==> flow/design.v <==
module processing_fsm(clock, reset, start_signal, size, done, 
                            buf_0_write_en, buf_1_write_en, error_buf_write_en,
                            buf_0_w_data, buf_1_w_data, error_mem_w_data,
                            buf_0_r_data, buf_1_r_data, error_mem_r_data,
                            buf_0_addr, buf_1_addr, error_mem_addr, buf_sel);
    input clock;
    input reset;
    input start_signal;
    input size;
    output reg done;
    output reg buf_0_write_en;
    output reg buf_1_write_en;
    output error_buf_write_en; 
    output reg [7:0] buf_0_w_data;
    output reg [7:0] buf_1_w_data;
    output [15:0] error_mem_w_data; 
    input  [7:0] buf_0_r_data;
    input  [7:0] buf_1_r_data;
    input  [15:0] error_mem_r_data; 
    output reg [15:0] buf_0_addr;
    output reg [15:0] buf_1_addr;
    output reg [15:0] error_mem_addr; 
    output reg buf_sel;
    assign error_buf_write_en = 1'b0;
    assign error_mem_w_data = 16'b0;
    parameter PIXEL_OFFSET = 1'b1, LINE_OFFSET = 9'd256, LINE_MAX = 8'd239, PIXELS_PER_LINE = 9'd256;
    parameter MAX_ADDRESS = 18'd61439;
    parameter
        WAIT              = 5'b00000,
        LOAD_MID_ERR      = 5'b00001,
        LOAD_BTM_ERR      = 5'b00010,
        CHECK_PACKET_ERR  = 5'b00011,
        NW_PIXEL          = 5'b00100,
        NORTH_PIXEL       = 5'b00101,
        NE_PIXEL          = 5'b00110,
        WEST_PIXEL        = 5'b00111,
        EAST_PIXEL        = 5'b01000,
        SW_PIXEL          = 5'b01001,
        SOUTH_PIXEL       = 5'b01010,
        SE_PIXEL          = 5'b01011,
        MEM_WAIT_1        = 5'b01100,
        MEM_WAIT_2        = 5'b01101,
        MEM_WAIT_3        = 5'b01110,
        SUM               = 5'b01111,
        WRITE_RESULT      = 5'b10000,
        DONE              = 5'b10001;
    reg [7:0] nw_pixel;
    reg [7:0] n_pixel;
    reg [7:0] ne_pixel;
    reg [7:0] w_pixel;
    reg [7:0] e_pixel;
    reg [7:0] sw_pixel;
    reg [7:0] s_pixel;
    reg [7:0] se_pixel;
    reg init;
    reg [15:0] pixel_address;
    reg [10:0] sum; 
    reg [15:0] err_buf_top;
    reg [15:0] err_buf_mid;
    reg [15:0] err_buf_btm;
    reg [1:0] channel_count;
    reg [5:0] pixel_count;
    reg [3:0] packet_count;
    reg [7:0] line_count;
    wire [5:0] pixel_max;
    wire [3:0] packet_max;
    reg at_top;
    reg at_bottom;
    reg at_left;
    reg at_right;
    reg error_line_offset_w;
    reg error_line_offset_e;
    reg [4:0] state;
    reg from_buf_ne;
    reg from_buf_n;
    reg from_buf_nw;
    reg from_buf_w;
    reg from_buf_e;
    reg from_buf_sw;
    reg from_buf_s;
    reg from_buf_se;
    wire [4:0] packet_w = {1'b0, packet_count} - error_line_offset_w;
    wire [4:0] packet_e = {1'b0, packet_count} + error_line_offset_e;
    wire top_err_w = packet_w[4] ? 1'b0 : err_buf_top[4'd15 - packet_w[3:0]];
    wire btm_err_w = packet_w[4] ? 1'b0 : err_buf_btm[4'd15 - packet_w[3:0]];
    wire btm_err_e = packet_e[4] ? 1'b0 : err_buf_btm[4'd15 - packet_e[3:0]];
    assign pixel_max =  (size == 2'b10) ? 63 :
                        (size == 2'b01) ? 31 :
                                          15 ;
    assign packet_max = (size == 2'b10) ? 3 :
                        (size == 2'b01) ? 7 :
                                         15 ;
    always @(posedge clock, negedge reset) begin
        if(!reset) begin
            at_top <= 0;
            at_bottom <= 0;
            at_left <= 0;
            at_right <= 0;
        end
        else begin
            case(state)
                CHECK_PACKET_ERR: begin
                    if (line_count == 0) begin
                        at_top <= 1'b1;
                        at_bottom <= 1'b0;
                    end
                    else if (line_count == 239) begin
                        at_top <= 1'b0;
                        at_bottom <= 1'b1;
                    end
                    else begin 
                        at_top <= 1'b0;
                        at_bottom <= 1'b0;
                    end
                    if (pixel_count == 0 && packet_count == 0) begin
                        at_left <= 1'b1; 
                        at_right <= 1'b0;
                    end 
                    else if (pixel_count == pixel_max && packet_count == packet_max) begin
                        at_left <= 1'b0; 
                        at_right <= 1'b1;
                    end
                    else begin
                        at_left <= 1'b0; 
                        at_right <= 1'b0;
                    end
                end
                default: begin
                    at_top <= at_top;
                    at_bottom <= at_bottom;
                    at_left <= at_left;
                    at_right <= at_right;
                end
            endcase
        end 
    end
    always @(posedge clock, negedge reset) begin
        if(!reset) begin
            error_line_offset_w <= 1'b0;
            error_line_offset_e <= 1'b0;
        end
        else begin
            case(state)
                CHECK_PACKET_ERR: begin
                    if (err_buf_mid[15-packet_count] == 1) begin
                        if (pixel_count == 0) begin
                            error_line_offset_w <= 1'b1;
                            error_line_offset_e <= 1'b0;
                        end
                        else if (pixel_count == pixel_max) begin
                            error_line_offset_e <= 1'b1;
                            error_line_offset_w <= 1'b0;
                        end
                        else begin
                            error_line_offset_w <= 1'b0;
                            error_line_offset_e <= 1'b0;
                        end
                    end
                    else begin
                        error_line_offset_w <= 1'b0;
                        error_line_offset_e <= 1'b0;
                    end
                end
                default: begin
                    error_line_offset_w <= error_line_offset_w;
                    error_line_offset_e <= error_line_offset_e;
                end
            endcase
        end
    end
    always @(posedge clock, negedge reset) begin
        if(!reset) begin
            pixel_address <= 0;
        end
        else begin
            case(state)
                WAIT: begin
                    pixel_address <= 0;
                end
                CHECK_PACKET_ERR: begin
                    pixel_address <= line_count * PIXELS_PER_LINE + 
                                     packet_count * (pixel_max + 1) + 
                                     pixel_count;
                end
                default: begin
                    pixel_address <= pixel_address;
                end
            endcase
        end 
    end
    always @(posedge clock, negedge reset) begin
        if(!reset) begin
            nw_pixel <= 0;
            n_pixel <= 0;
            ne_pixel <= 0;
            w_pixel <= 0;
            e_pixel <= 0;
            sw_pixel <= 0;
            s_pixel <= 0;
            se_pixel <= 0;
        end
        else begin
            case(state)
                WEST_PIXEL: begin
                    if (from_buf_nw) begin
                        nw_pixel <= buf_1_r_data;
                    end
                    else begin
                        nw_pixel <= buf_0_r_data;
                    end
                end
                EAST_PIXEL: begin
                    if (from_buf_n) begin
                        n_pixel <= buf_1_r_data;
                    end
                    else begin
                        n_pixel <= buf_0_r_data;
                    end
                end
                SW_PIXEL: begin
                    if (from_buf_ne) begin
                        ne_pixel <= buf_1_r_data;
                    end
                    else begin
                        ne_pixel <= buf_0_r_data;
                    end
                end
                SOUTH_PIXEL: begin
                    if (from_buf_w) begin
                        w_pixel <= buf_1_r_data;
                    end
                    else begin
                        w_pixel <= buf_0_r_data;
                    end
                end
                SE_PIXEL: begin
                    if (from_buf_e) begin
                        e_pixel <= buf_1_r_data;
                    end
                    else begin
                        e_pixel <= buf_0_r_data;
                    end
                end
                MEM_WAIT_1: begin
                    if (from_buf_sw) begin
                        sw_pixel <= buf_1_r_data;
                    end
                    else begin
                        sw_pixel <= buf_0_r_data;
                    end
                end
                MEM_WAIT_2: begin
                    if (from_buf_s) begin
                        s_pixel <= buf_1_r_data;
                    end
                    else begin
                        s_pixel <= buf_0_r_data;
                    end
                end
                MEM_WAIT_3: begin
                    if (from_buf_se) begin
                        se_pixel <= buf_1_r_data;
                    end
                    else begin
                        se_pixel <= buf_0_r_data;
                    end
                end
                default: begin
                    nw_pixel <= nw_pixel;
                    n_pixel <= n_pixel;
                    ne_pixel <= ne_pixel;
                    w_pixel <= w_pixel;
                    e_pixel <= e_pixel;
                    sw_pixel <= sw_pixel;
                    s_pixel <= s_pixel;
                    se_pixel <= se_pixel;
                end
            endcase
        end
    end
    always @(posedge clock, negedge reset) begin
        if(!reset) begin
            sum <= 0;
        end
        else begin
            case(state)
                SUM: begin
                    if (at_top && at_left) begin
                        sum <= (e_pixel + e_pixel + se_pixel + se_pixel + s_pixel + s_pixel + e_pixel + s_pixel) >> 3;
                    end
                    else if (at_top && at_right) begin
                        sum <= (w_pixel + w_pixel + sw_pixel + sw_pixel + s_pixel + s_pixel + w_pixel + s_pixel) >> 3;
                    end
                    else if (at_top) begin
                        sum <= (w_pixel + w_pixel + sw_pixel + s_pixel + s_pixel + se_pixel + e_pixel + e_pixel) >> 3;
                    end
                    else if (at_bottom && at_left) begin
                        sum <= (n_pixel + n_pixel + ne_pixel + ne_pixel + e_pixel + e_pixel + n_pixel + e_pixel) >> 3;
                    end
                    else if (at_bottom && at_right) begin
                        sum <= (w_pixel + w_pixel + nw_pixel + nw_pixel + n_pixel + n_pixel + w_pixel + n_pixel) >> 3;
                    end
                    else if (at_left) begin
                        sum <= (n_pixel + n_pixel + ne_pixel + e_pixel + e_pixel + se_pixel + s_pixel + s_pixel) >> 3;
                    end
                    else if (at_right) begin
                        sum <= (n_pixel + n_pixel + nw_pixel + w_pixel + w_pixel + sw_pixel + s_pixel + s_pixel) >> 3;
                    end
                    else if (at_bottom) begin
                        sum <= (w_pixel + nw_pixel + n_pixel + ne_pixel + e_pixel + w_pixel + n_pixel + e_pixel) >> 3; 
                    end
                    else begin
                        sum <= (nw_pixel + n_pixel + ne_pixel + w_pixel + e_pixel + sw_pixel + s_pixel + se_pixel) >> 3; 
                    end
                end
                default: begin
                    sum <= sum;
                end
            endcase
        end
    end
    always @(posedge clock, negedge reset) begin
        if(!reset) begin
            line_count <= 0;
            packet_count <= 0;
            pixel_count <= 0;
        end
        else begin
            case(state)
                WAIT: begin
                    pixel_count <= 0;
                    packet_count <= 0;
                    line_count <= 0;
                end
                CHECK_PACKET_ERR: begin
                    if(err_buf_mid[15-packet_count] == 1) begin
                        pixel_count <= pixel_count;
                        packet_count <= packet_count;
                        line_count <= line_count;
                    end
                    else begin
                        if (packet_count == packet_max) begin
                            if (line_count == LINE_MAX) begin
                                pixel_count <= 0;
                                packet_count <= 0;
                                line_count <= 0;
                            end
                            else begin
                                pixel_count <= 0;
                                packet_count <= 0;
                                line_count <= line_count + 1;
                            end
                        end
                        else begin
                            pixel_count <= 0;
                            packet_count <= packet_count + 1;
                            line_count <= line_count;
                        end
                    end
                end
                WRITE_RESULT: begin
                        if (pixel_count == pixel_max) begin
                            pixel_count <= 0;
                            if (packet_count == packet_max) begin
                                packet_count <= 0;
                                if(line_count == LINE_MAX) begin
                                    line_count <= 0;
                                end
                                else begin
                                    line_count <= line_count + 1;
                                end
                            end
                            else begin
                                packet_count <= packet_count + 1;
                                line_count <= line_count;
                            end
                        end
                        else begin
                            pixel_count <= pixel_count + 1;
                            packet_count <= packet_count;
                            line_count <= line_count;
                        end
                    end
                DONE: begin
                    line_count <= 0;
                    packet_count <= 0;
                    pixel_count <= 0;
                end
                default: begin
                    line_count <= line_count;
                    packet_count <= packet_count;
                    pixel_count <= pixel_count;
                end
            endcase
        end
    end
    always @(posedge clock, negedge reset)
    begin
        if(!reset) begin
            buf_0_w_data <= 0;
            buf_0_write_en <= 0;
            buf_1_w_data <= 0;
            buf_1_write_en <= 0;
        end
        else begin
            case(state)
                WRITE_RESULT: begin
                    if (buf_sel) begin
                        buf_1_w_data <= sum;
                        buf_1_write_en <= 1;
                    end
                    else begin
                        buf_0_w_data <= sum;
                        buf_0_write_en <= 1;
                    end
                end
                default: begin
                    buf_0_w_data <= buf_0_w_data;
                    buf_0_write_en <= 0;
                    buf_1_w_data <= buf_1_w_data;
                    buf_1_write_en <= 0;
                end
            endcase
        end
    end
    always @(posedge clock, negedge reset) begin
        if(!reset) begin
            buf_sel <= 0;
            done <= 0;
        end
        else begin
            case(state)
                DONE: begin
                    buf_sel <= ~buf_sel;
                    done <= 1;
                end
                default: begin
                    buf_sel <= buf_sel;
                    done <= 0;
                end
            endcase
        end
    end
    always @(posedge clock, negedge reset) begin
        if(!reset) begin
            buf_0_addr <= 16'b0;
            buf_1_addr <= 16'b0;
            from_buf_nw <= 1'b0;
            from_buf_n <= 1'b0;
            from_buf_ne <= 1'b0;
            from_buf_w <= 1'b0;
            from_buf_e <= 1'b0;
            from_buf_sw <= 1'b0;
            from_buf_s <= 1'b0;
            from_buf_se <= 1'b0;
        end
        else begin
            case(state)
                NW_PIXEL: begin
                    if (buf_sel == 0) begin
                        if (top_err_w) begin
                            buf_0_addr <= buf_0_addr;
                            buf_1_addr <= pixel_address - PIXEL_OFFSET - LINE_OFFSET;
                            from_buf_nw <= 1'b1;
                        end 
                        else begin
                            buf_0_addr <= pixel_address - PIXEL_OFFSET - LINE_OFFSET;
                            buf_1_addr <= buf_1_addr;
                            from_buf_nw <= 1'b0;
                        end
                    end
                    else begin
                        if (top_err_w) begin
                            buf_0_addr <= pixel_address - PIXEL_OFFSET - LINE_OFFSET;
                            buf_1_addr <= buf_1_addr;
                            from_buf_nw <= 1'b0;
                        end 
                        else begin
                            buf_1_addr <= pixel_address - PIXEL_OFFSET - LINE_OFFSET;
                            buf_0_addr <= buf_0_addr;
                            from_buf_nw <= 1'b1;
                        end
                    end
                end
                NORTH_PIXEL: begin
                    if (buf_sel == 0) begin
                        if (err_buf_top[15-packet_count]) begin
                            buf_1_addr <= pixel_address - LINE_OFFSET;
                            buf_0_addr <= buf_0_addr;
                            from_buf_n <= 1'b1;
                        end 
                        else begin
                            buf_0_addr <= pixel_address - LINE_OFFSET;
                            buf_1_addr <= buf_1_addr;
                            from_buf_n <= 1'b0;
                        end
                    end
                    else begin
                        if (err_buf_top[15-packet_count]) begin
                            buf_0_addr <= pixel_address - LINE_OFFSET;
                            buf_1_addr <= buf_1_addr;
                            from_buf_n <= 1'b0;
                        end 
                        else begin
                            buf_1_addr <= pixel_address - LINE_OFFSET;
                            buf_0_addr <= buf_0_addr;
                            from_buf_n <= 1'b1;
                        end
                    end
                end
                NE_PIXEL: begin
                    if (buf_sel == 0) begin
                        if (top_err_w) begin
                            buf_1_addr <= pixel_address + PIXEL_OFFSET - LINE_OFFSET;
                            buf_0_addr <= buf_0_addr;
                            from_buf_ne <= 1'b1;
                        end 
                        else begin
                            buf_0_addr <= pixel_address + PIXEL_OFFSET - LINE_OFFSET;
                            buf_1_addr <= buf_1_addr;
                            from_buf_ne <= 1'b0;
                        end
                    end
                    else begin
                        if (top_err_w) begin
                            buf_0_addr <= pixel_address + PIXEL_OFFSET - LINE_OFFSET;
                            buf_1_addr <= buf_1_addr;
                            from_buf_ne <= 1'b0;
                        end 
                        else begin
                            buf_1_addr <= pixel_address + PIXEL_OFFSET - LINE_OFFSET;
                            buf_0_addr <= buf_0_addr;
                            from_buf_ne <= 1'b1;
                        end
                    end
                end
                WEST_PIXEL: begin
                    if (buf_sel == 0) begin
                        buf_1_addr <= pixel_address - PIXEL_OFFSET;
                        buf_0_addr <= buf_0_addr;
                        from_buf_w <= 1'b1;
                    end
                    else begin
                        buf_0_addr <= pixel_address - PIXEL_OFFSET;
                        buf_1_addr <= buf_1_addr;
                        from_buf_w <= 1'b0;
                    end
                end
                EAST_PIXEL: begin
                    if (buf_sel == 0) begin
                        buf_1_addr <= pixel_address + PIXEL_OFFSET;
                        buf_0_addr <= buf_1_addr;
                        from_buf_e <= 1'b1;
                    end
                    else begin
                        buf_0_addr <= pixel_address + PIXEL_OFFSET;
                        buf_1_addr <= buf_1_addr;
                        from_buf_e <= 1'b0;
                    end
                end
                SW_PIXEL: begin
                    if (buf_sel == 0) begin
                        if (btm_err_w) begin
                            buf_1_addr <= pixel_address - PIXEL_OFFSET + LINE_OFFSET;
                            buf_0_addr <= buf_0_addr;
                            from_buf_sw <= 1'b1;
                        end 
                        else begin
                            buf_0_addr <= pixel_address - PIXEL_OFFSET + LINE_OFFSET;
                            buf_1_addr <= buf_1_addr;
                            from_buf_sw <= 1'b0;
                        end
                    end
                    else begin
                        if (btm_err_w) begin
                            buf_0_addr <= pixel_address - PIXEL_OFFSET + LINE_OFFSET;
                            buf_1_addr <= buf_1_addr;
                            from_buf_sw <= 1'b0;
                        end 
                        else begin
                            buf_1_addr <= pixel_address - PIXEL_OFFSET + LINE_OFFSET;
                            buf_0_addr <= buf_0_addr;
                            from_buf_sw <= 1'b1;
                        end
                    end
                end
                SOUTH_PIXEL: begin
                    if (buf_sel == 0) begin
                        if (err_buf_btm[15-packet_count]) begin
                            buf_1_addr <= pixel_address + LINE_OFFSET;
                            buf_0_addr <= buf_0_addr;
                            from_buf_s <= 1'b1;
                        end 
                        else begin
                            buf_0_addr <= pixel_address + LINE_OFFSET;
                            buf_1_addr <= buf_1_addr;
                            from_buf_s <= 1'b0;
                        end
                    end
                    else begin
                        if (err_buf_btm[15-packet_count]) begin
                            buf_0_addr <= pixel_address + LINE_OFFSET;
                            buf_1_addr <= buf_1_addr;
                            from_buf_s <= 1'b0;
                        end 
                        else begin
                            buf_1_addr <= pixel_address + LINE_OFFSET;
                            buf_0_addr <= buf_0_addr;
                            from_buf_s <= 1'b1;
                        end
                    end
                end
                SE_PIXEL: begin
                    if (buf_sel == 0) begin
                        if (btm_err_e) begin
                            buf_1_addr <= pixel_address + PIXEL_OFFSET + LINE_OFFSET;
                            buf_0_addr <= buf_0_addr;
                            from_buf_se <= 1'b1;
                        end 
                        else begin
                            buf_0_addr <= pixel_address + PIXEL_OFFSET + LINE_OFFSET;
                            buf_1_addr <= buf_1_addr;
                            from_buf_se <= 1'b0;
                        end
                    end
                    else begin
                        if (btm_err_e) begin
                            buf_0_addr <= pixel_address + PIXEL_OFFSET + LINE_OFFSET;
                            buf_1_addr <= buf_1_addr;
                            from_buf_se <= 1'b0;
                        end 
                        else begin
                            buf_1_addr <= pixel_address + PIXEL_OFFSET + LINE_OFFSET;
                            buf_0_addr <= buf_0_addr;
                            from_buf_se <= 1'b1;
                        end
                    end
                end
                default: begin
                    buf_0_addr <= buf_0_addr;
                    buf_1_addr <= buf_1_addr;
                    from_buf_nw <= from_buf_nw;
                    from_buf_n <= from_buf_n;
                    from_buf_ne <= from_buf_ne;
                    from_buf_w <= from_buf_w;
                    from_buf_e <= from_buf_e;
                    from_buf_sw <= from_buf_sw;
                    from_buf_s <= from_buf_s;
                    from_buf_se <= from_buf_se;
                end
            endcase
        end
    end
    always @(posedge clock, negedge reset)
    begin
        if(!reset) begin
            init <= 1'b1;
            err_buf_top <= 16'b0;
            err_buf_mid <= 16'b0;
            err_buf_btm <= 16'b0;
            error_mem_addr <= 16'b0;
        end
        else begin
            case(state)
                WAIT: begin
                    init <= 1'b1;
                    err_buf_top <= 16'b0;
                    err_buf_mid <= error_mem_r_data;
                    err_buf_btm <= 16'b0;
                    if (start_signal) begin
                        error_mem_addr <= 16'b1;
                    end
                    else begin
                        error_mem_addr <= 16'b0;
                    end
                end
                LOAD_MID_ERR: begin
                    init <= 1'b1;
                    err_buf_top <= err_buf_top;
                    err_buf_mid <= err_buf_mid;
                    err_buf_btm <= err_buf_btm;
                    error_mem_addr <= 16'b01;
                end
                LOAD_BTM_ERR: begin
                    init <= 1'b0;
                    if (init == 1'b1) begin
                        err_buf_top <= err_buf_top;
                        err_buf_mid <= err_buf_mid;
                        err_buf_btm <= err_buf_btm;
                        error_mem_addr <= error_mem_addr;
                    end
                    else begin
                        err_buf_top <= err_buf_mid;
                        err_buf_mid <= err_buf_btm;
                        err_buf_btm <= err_buf_btm;
                        error_mem_addr <= error_mem_addr;
                    end
                end
                CHECK_PACKET_ERR: begin
                    err_buf_top <= err_buf_top;
                    err_buf_mid <= err_buf_mid;
                    err_buf_btm <= error_mem_r_data;
                    error_mem_addr <= line_count + 1'b1;
                end
                default: begin
                    err_buf_top <= err_buf_top;
                    err_buf_mid <= err_buf_mid;
                    err_buf_btm <= err_buf_btm;
                    error_mem_addr <= error_mem_addr;
                end
            endcase
        end
    end
    always @ (posedge clock, negedge reset) begin
        if(!reset) begin
            state <= WAIT;
        end
        else begin
            case(state)
                WAIT: begin
                    if(start_signal) begin
                        state <= LOAD_MID_ERR;
                    end
                    else begin
                        state <= WAIT;
                    end
                end
                LOAD_MID_ERR: begin
                    state <= LOAD_BTM_ERR;
                end
                LOAD_BTM_ERR: begin
                    state <= CHECK_PACKET_ERR;
                end
                CHECK_PACKET_ERR: begin
                    if (err_buf_mid[15-packet_count] == 1'b1) begin
                        state <= NW_PIXEL;
                    end
                    else begin
                        if (packet_count == packet_max) begin
                            if (line_count == LINE_MAX) begin
                                state <= DONE;
                            end
                            else begin
                                state <= LOAD_BTM_ERR;
                            end
                        end
                        else begin
                            state <= CHECK_PACKET_ERR;
                        end
                    end
                end
                NW_PIXEL: begin
                    state <= NORTH_PIXEL;
                end
                NORTH_PIXEL: begin
                    state <= NE_PIXEL;
                end
                NE_PIXEL: begin
                    state <= WEST_PIXEL;
                end
                WEST_PIXEL: begin
                    state <= EAST_PIXEL;
                end 
                EAST_PIXEL: begin
                    state <= SW_PIXEL;
                end
                SW_PIXEL: begin
                    state <= SOUTH_PIXEL;
                end
                SOUTH_PIXEL: begin
                    state <= SE_PIXEL;
                end
                SE_PIXEL: begin
                    state <= MEM_WAIT_1;
                end
                MEM_WAIT_1: begin
                    state <= MEM_WAIT_2;
                end
                MEM_WAIT_2: begin
                    state <= MEM_WAIT_3;
                end
                MEM_WAIT_3: begin
                    state <= SUM;
                end
                SUM: begin
                    state <= WRITE_RESULT;
                end
                WRITE_RESULT: begin
                    if (pixel_count == pixel_max) begin
                        if (packet_count == packet_max) begin
                            if(line_count == LINE_MAX) begin
                                state <= DONE;
                            end
                            else begin
                                state <= LOAD_BTM_ERR;
                            end
                        end
                        else begin
                            state <= CHECK_PACKET_ERR;
                        end
                    end
                    else begin
                        state <= CHECK_PACKET_ERR;
                    end
                end
                DONE: begin
                    state <= WAIT;
                end 
            endcase
        end
    end
endmodule
Lab notebook: processing_fsm

* Reports on processing_fsm *
Module processing_fsm before and after one edit of its RTL, step after step.
Lines under "before" count in the file above, lines under "after" in the edited file.
"change": "after" minus "before" as printed here.
Operators carry their Yosys type and port widths (W data, S select, Z words).
Library cell names are shortened.
Not given: --

set-up
  design top = processing_fsm
  clock port = clock
  standard-cell library = sky130hd
  corner = tt_025C_1v80

* Edit of the RTL *
The edit as a unified diff against the file above.
The edit is scripted: it alters the design's behaviour and was not made to optimise anything.

begin of diff
@@ -293,5 +293,5 @@
                     end
                     else if (at_top) begin
-                        sum <= (w_pixel + w_pixel + sw_pixel + s_pixel + s_pixel + se_pixel + e_pixel + e_pixel) >> 3;
+                        sum <= ((w_pixel + w_pixel + sw_pixel + s_pixel + s_pixel + se_pixel + e_pixel) * e_pixel) >> 3;
                     end
                     else if (at_bottom && at_left) begin
end of diff

* Word-level counts *
Counts by Yosys on the flattened word-level netlist (proc, flatten, opt, wreduce; memories kept). Register bits leave out memories and registers merged into their read ports (data or address). Print and check cells are left out.

bit counts
  element                     before  after  change
  output and inout port bits  85      85     0
  input bits                  36      36     0
  bits in registers           242     242    0
  cells after elaboration     314     314    0

operators by class
  element                     before  after  change
  equal/unequal tests         52      52     0
  reduce/logical cells        26      26     0
  shifts and indexed selects  6       6      0
  add/subtract/negate cells   77      76     -1
  bitwise gates (word level)  1       1      0
  multipliers                 1       2      +1
  muxes and demuxes           110     110    0

operators with widths
  operator         before  after  change
  $add A11 B8 Y11  42      41     -1
  $mul A11 B8 Y11  0       1      +1

Unchanged operator kinds not shown: 60.

* Logic depth *
Longest topological path by Yosys (ltp), each cell counted once; first at word level (registers and memories cut), then after technology mapping (sequential cells cut; the memories' decode and read muxes count).

depth
  element                       before  after  change
  depth in word-level cells     15      15     0
  ABC_AREA                      0       0      --
  depth in mapped cells         20      29     +9
  depth with buffers taken out  20      29     +9

* Synthesis result *
Source: synth_stat.txt of the flow (Yosys; design flattened, memories mapped). It holds for the ABC_AREA given above (unset counts as 0); a run with the other value may have another netlist.

mapped netlist
  element                         before   after    change
  buffer cells                    152      148      -4
  synthesis area (µm²)            23022.1  24476.0  +1453.9
  flip-flop cells                 248      248      0
  cells in the netlist            2352     2492     +140
  area of sequential cells (µm²)  6208.5   6208.5   0.0

cells by type
  type      before  after  change
  fa_1      207     245    +38
  nor2_1    151     182    +31
  inv_1     294     271    -23
  nand2_1   152     169    +17
  ha_1      139     156    +17
  and2_1    17      34     +17
  nor2b_1   16      32     +16
  xnor2_1   73      87     +14
  a211oi_1  19      7      -12
  a31oi_1   17      6      -11
  a21o_1    28      18     -10
  o21a_1    6       16     +10
  nor3_1    28      37     +9
  mux2i_1   114     121    +7
  buf_2     16      9      -7
  nand3_1   38      44     +6
  a222oi_1  8       2      -6
  o41ai_1   2       8      +6

Unchanged cell types not shown: 12.
Not every row of either side is listed.

* Path before layout *
OpenSTA on the mapped netlist: ideal clock, no wires. The path of least setup slack (recovery checks aside). Input and output delay are each 20% of the period. Register names are those of the netlist, which keeps one name where synthesis merged equal registers.

path post-synthesis
  element                              before          after           change
  kind                                 reg-to-reg      reg-to-reg      --
  start point                          reg w_pixel[3]  reg w_pixel[1]  --
  end point                            reg sum[3]      reg sum[7]      --
  stages                               16              27              +11
  setup slack (ns)                     1.963           -0.082          -2.045
  required time (ns)                   6.875           6.872           -0.003
  arrival (ns)                         4.912           6.954           +2.042
  delay of the path (ns)               5.037           7.082           +2.045
  path buffers                         0               0               0
  period (ns)                          7.0             7.0             0.0
  setup time (ns)                      0.125           0.128           +0.003
  period reached after synthesis (ns)  5.037           7.082           +2.045

"delay of the path" = arrival - input delay + setup time.
"stages": output pins that drive a net of the path, with the launching flip-flop's if there is one; two outputs of one cell count as two.
"period reached after synthesis" is the clock period less the worst setup slack; recovery checks do not enter. This is arithmetic on one report: input and output delays are still those of the set period (20% each).
Between the ends stands the longest chain of elaborated cells between them, by number of cells; it is not shown to be the way that was timed. Of several equally long chains one is given.
Each line given opens the expression or statement behind the cell; cells for indexed reads and writes are added by Yosys, which also makes memories of some case tables.
A register here has more assigning lines than the two given.

between the ends, post-synthesis, before
  cell sequence = dfrtp_1 -> inv_1 -> fa_1 -> inv_1 -> fa_1 -> fa_1 -> inv_1 -> fa_1 -> inv_1 -> fa_1 -> a21o_1 -> a21oi_1 -> xnor2_1 -> mux4_2 -> mux4_2 -> mux2_2
  cells in the longest elaborated chain = 15

ends and longest elaborated chain, post-synthesis, before
  element                       line  text
  start: declaration            50    reg [7:0] w_pixel;
  start: assignment             230   w_pixel <= buf_1_r_data;
  start: assignment             233   w_pixel <= buf_0_r_data;
  $add A8 B8 Y9                 310   sum <= (w_pixel + nw_pixel + n_pixel + ne_pixel + e_pixel + w_pixel + n_pixel + e_pixel) >> 3;
  $add A9 B8 Y10                310
  $add A10 B8 Y11               310
  $add A11 B8 Y11 (4 in a row)  310
  $mux W8                       309   else if (at_bottom) begin
  $mux W8                       306   else if (at_right) begin
  $mux W8                       303   else if (at_left) begin
  $mux W8                       300   else if (at_bottom && at_right) begin
  $mux W8                       297   else if (at_bottom && at_left) begin
  $mux W8                       294   else if (at_top) begin
  $mux W8                       291   else if (at_top && at_right) begin
  $mux W8                       288   if (at_top && at_left) begin
  end: assignment               289   sum <= (e_pixel + e_pixel + se_pixel + se_pixel + s_pixel + s_pixel + e_pixel + s_pixel) >> 3;
  end: assignment               292   sum <= (w_pixel + w_pixel + sw_pixel + sw_pixel + s_pixel + s_pixel + w_pixel + s_pixel) >> 3;

between the ends, post-synthesis, after
  cell sequence = dfrtp_1 -> ha_1 -> a21o_1 -> a21oi_1 -> o21bai_1 -> a21oi_1 -> xnor2_1 -> fa_1 -> inv_1 -> ha_1 -> and2_1 -> a31o_2 -> or4_1 -> and3_1 -> fa_1 -> inv_1 -> fa_1 -> fa_1 -> fa_1 -> xnor2_1 -> xnor2_1 -> xnor2_1 -> xnor3_1 -> xnor3_1 -> xor2_1 -> nor2_1 -> o22ai_1
  cells in the longest elaborated chain = 15

ends and longest elaborated chain, post-synthesis, after
  element                       line  text
  start: declaration            50    reg [7:0] w_pixel;
  start: assignment             230   w_pixel <= buf_1_r_data;
  start: assignment             233   w_pixel <= buf_0_r_data;
  $add A8 B8 Y9                 310   sum <= (w_pixel + nw_pixel + n_pixel + ne_pixel + e_pixel + w_pixel + n_pixel + e_pixel) >> 3;
  $add A9 B8 Y10                310
  $add A10 B8 Y11               310
  $add A11 B8 Y11 (4 in a row)  310
  $mux W8                       309   else if (at_bottom) begin
  $mux W8                       306   else if (at_right) begin
  $mux W8                       303   else if (at_left) begin
  $mux W8                       300   else if (at_bottom && at_right) begin
  $mux W8                       297   else if (at_bottom && at_left) begin
  $mux W8                       294   else if (at_top) begin
  $mux W8                       291   else if (at_top && at_right) begin
  $mux W8                       288   if (at_top && at_left) begin
  end: assignment               289   sum <= (e_pixel + e_pixel + se_pixel + se_pixel + s_pixel + s_pixel + e_pixel + s_pixel) >> 3;
  end: assignment               292   sum <= (w_pixel + w_pixel + sw_pixel + sw_pixel + s_pixel + s_pixel + w_pixel + s_pixel) >> 3;

* Path in the finished layout *
From the final timing report of each run of pair A: the path of least setup slack in the routed layout; clock arrival at registers is part of the times.

path post-layout
  element             before          after           change
  kind                reg-to-reg      reg-to-reg      --
  start point         reg w_pixel[3]  reg w_pixel[0]  --
  end point           reg sum[3]      reg sum[7]      --
  setup time (ns)     0.12            0.14            +0.02
  path buffers        0               0               0
  required time (ns)  7.43            7.47            +0.04
  stages              16              27              +11
  period (ns)         7.0             7.0             0.0
  setup slack (ns)    1.56            0.20            -1.36
  arrival (ns)        5.87            7.28            +1.41

Between the ends stands the longest chain of elaborated cells between them, by number of cells; it is not shown to be the way that was timed. Of several equally long chains one is given.
A register here has more assigning lines than the two given.

between the ends, post-layout, before
  cell sequence = dfrtp_1 -> inv_1 -> fa_1 -> inv_1 -> fa_1 -> fa_1 -> inv_1 -> fa_1 -> inv_1 -> fa_1 -> a21o_1 -> a21oi_1 -> xnor2_1 -> mux4_2 -> mux4_2 -> mux2_2
  cells in the longest elaborated chain = 15

ends and longest elaborated chain, post-layout, before
  element                       line  text
  start: declaration            50    reg [7:0] w_pixel;
  start: assignment             230   w_pixel <= buf_1_r_data;
  start: assignment             233   w_pixel <= buf_0_r_data;
  $add A8 B8 Y9                 310   sum <= (w_pixel + nw_pixel + n_pixel + ne_pixel + e_pixel + w_pixel + n_pixel + e_pixel) >> 3;
  $add A9 B8 Y10                310
  $add A10 B8 Y11               310
  $add A11 B8 Y11 (4 in a row)  310
  $mux W8                       309   else if (at_bottom) begin
  $mux W8                       306   else if (at_right) begin
  $mux W8                       303   else if (at_left) begin
  $mux W8                       300   else if (at_bottom && at_right) begin
  $mux W8                       297   else if (at_bottom && at_left) begin
  $mux W8                       294   else if (at_top) begin
  $mux W8                       291   else if (at_top && at_right) begin
  $mux W8                       288   if (at_top && at_left) begin
  end: assignment               289   sum <= (e_pixel + e_pixel + se_pixel + se_pixel + s_pixel + s_pixel + e_pixel + s_pixel) >> 3;
  end: assignment               292   sum <= (w_pixel + w_pixel + sw_pixel + sw_pixel + s_pixel + s_pixel + w_pixel + s_pixel) >> 3;

between the ends, post-layout, after
  cell sequence = dfrtp_2 -> ha_4 -> fa_2 -> a21oi_2 -> nor2_1 -> nor2_2 -> o21bai_1 -> a21oi_2 -> xor2_2 -> fa_1 -> inv_2 -> ha_4 -> or4_4 -> and3_4 -> fa_1 -> inv_1 -> fa_1 -> fa_1 -> fa_2 -> inv_2 -> ha_4 -> o41ai_2 -> xnor2_1 -> xnor3_1 -> xor2_1 -> nor2_1 -> o22ai_1
  cells in the longest elaborated chain = 15

ends and longest elaborated chain, post-layout, after
  element                       line  text
  start: declaration            50    reg [7:0] w_pixel;
  start: assignment             230   w_pixel <= buf_1_r_data;
  start: assignment             233   w_pixel <= buf_0_r_data;
  $add A8 B8 Y9                 310   sum <= (w_pixel + nw_pixel + n_pixel + ne_pixel + e_pixel + w_pixel + n_pixel + e_pixel) >> 3;
  $add A9 B8 Y10                310
  $add A10 B8 Y11               310
  $add A11 B8 Y11 (4 in a row)  310
  $mux W8                       309   else if (at_bottom) begin
  $mux W8                       306   else if (at_right) begin
  $mux W8                       303   else if (at_left) begin
  $mux W8                       300   else if (at_bottom && at_right) begin
  $mux W8                       297   else if (at_bottom && at_left) begin
  $mux W8                       294   else if (at_top) begin
  $mux W8                       291   else if (at_top && at_right) begin
  $mux W8                       288   if (at_top && at_left) begin
  end: assignment               289   sum <= (e_pixel + e_pixel + se_pixel + se_pixel + s_pixel + s_pixel + e_pixel + s_pixel) >> 3;
  end: assignment               292   sum <= (w_pixel + w_pixel + sw_pixel + sw_pixel + s_pixel + s_pixel + w_pixel + s_pixel) >> 3;

* Measured runs *
Both versions went through the flow (Yosys, OpenROAD) with the same settings in each pair. Constraints: input delay and output delay 20% of the set period each, output load 0.01 pF.

flow settings, pair A
  CORE_UTILIZATION = 40
  period_ns = 7.0
  CAP_MARGIN = 20
  CORE_MARGIN = 2
  SLEW_MARGIN = 20

measured results, pair A
  element                                    before   after    change
  die size (µm²)                             59489.6  63184.4  +3694.8
  clock period achieved (ns)                 5.439    6.804    +1.365
  netlist area reported by Yosys (µm²)       23022.1  24476.0  +1453.9
  standard-cell area after routing (µm²)     25644.6  27706.6  +2062.0
  worst slack on setup checks (ns)           1.561    0.196    -1.365
  utilization of the finished layout         0.453    0.458    +0.005
  total negative slack on setup checks (ns)  0.000    0.000    0.000

flow settings, pair B
  CORE_UTILIZATION = 33
  GPL_TIMING_DRIVEN = 1
  MAX_ROUTING_LAYER = met5
  MIN_ROUTING_LAYER = met1
  PLACE_DENSITY_LB_ADDON = 0.19
  SETUP_SLACK_MARGIN = 0.09
  TNS_END_PERCENT = 70
  period_ns = 6.49
  CAP_MARGIN = 20
  CORE_MARGIN = 2
  SLEW_MARGIN = 20

measured results, pair B
  element                                    before   after    change
  die size (µm²)                             71893.7  76363.8  +4470.1
  clock period achieved (ns)                 5.415    6.658    +1.243
  netlist area reported by Yosys (µm²)       23022.1  24476.0  +1453.9
  standard-cell area after routing (µm²)     25809.8  28328.4  +2518.6
  worst slack on setup checks (ns)           1.075    -0.168   -1.243
  utilization of the finished layout         0.375    0.387    +0.012
  total negative slack on setup checks (ns)  0.000    -0.336   -0.336

"clock period achieved" = clock period - worst setup slack. The figure is calculated, with input and output delays left at 20% of the set period.
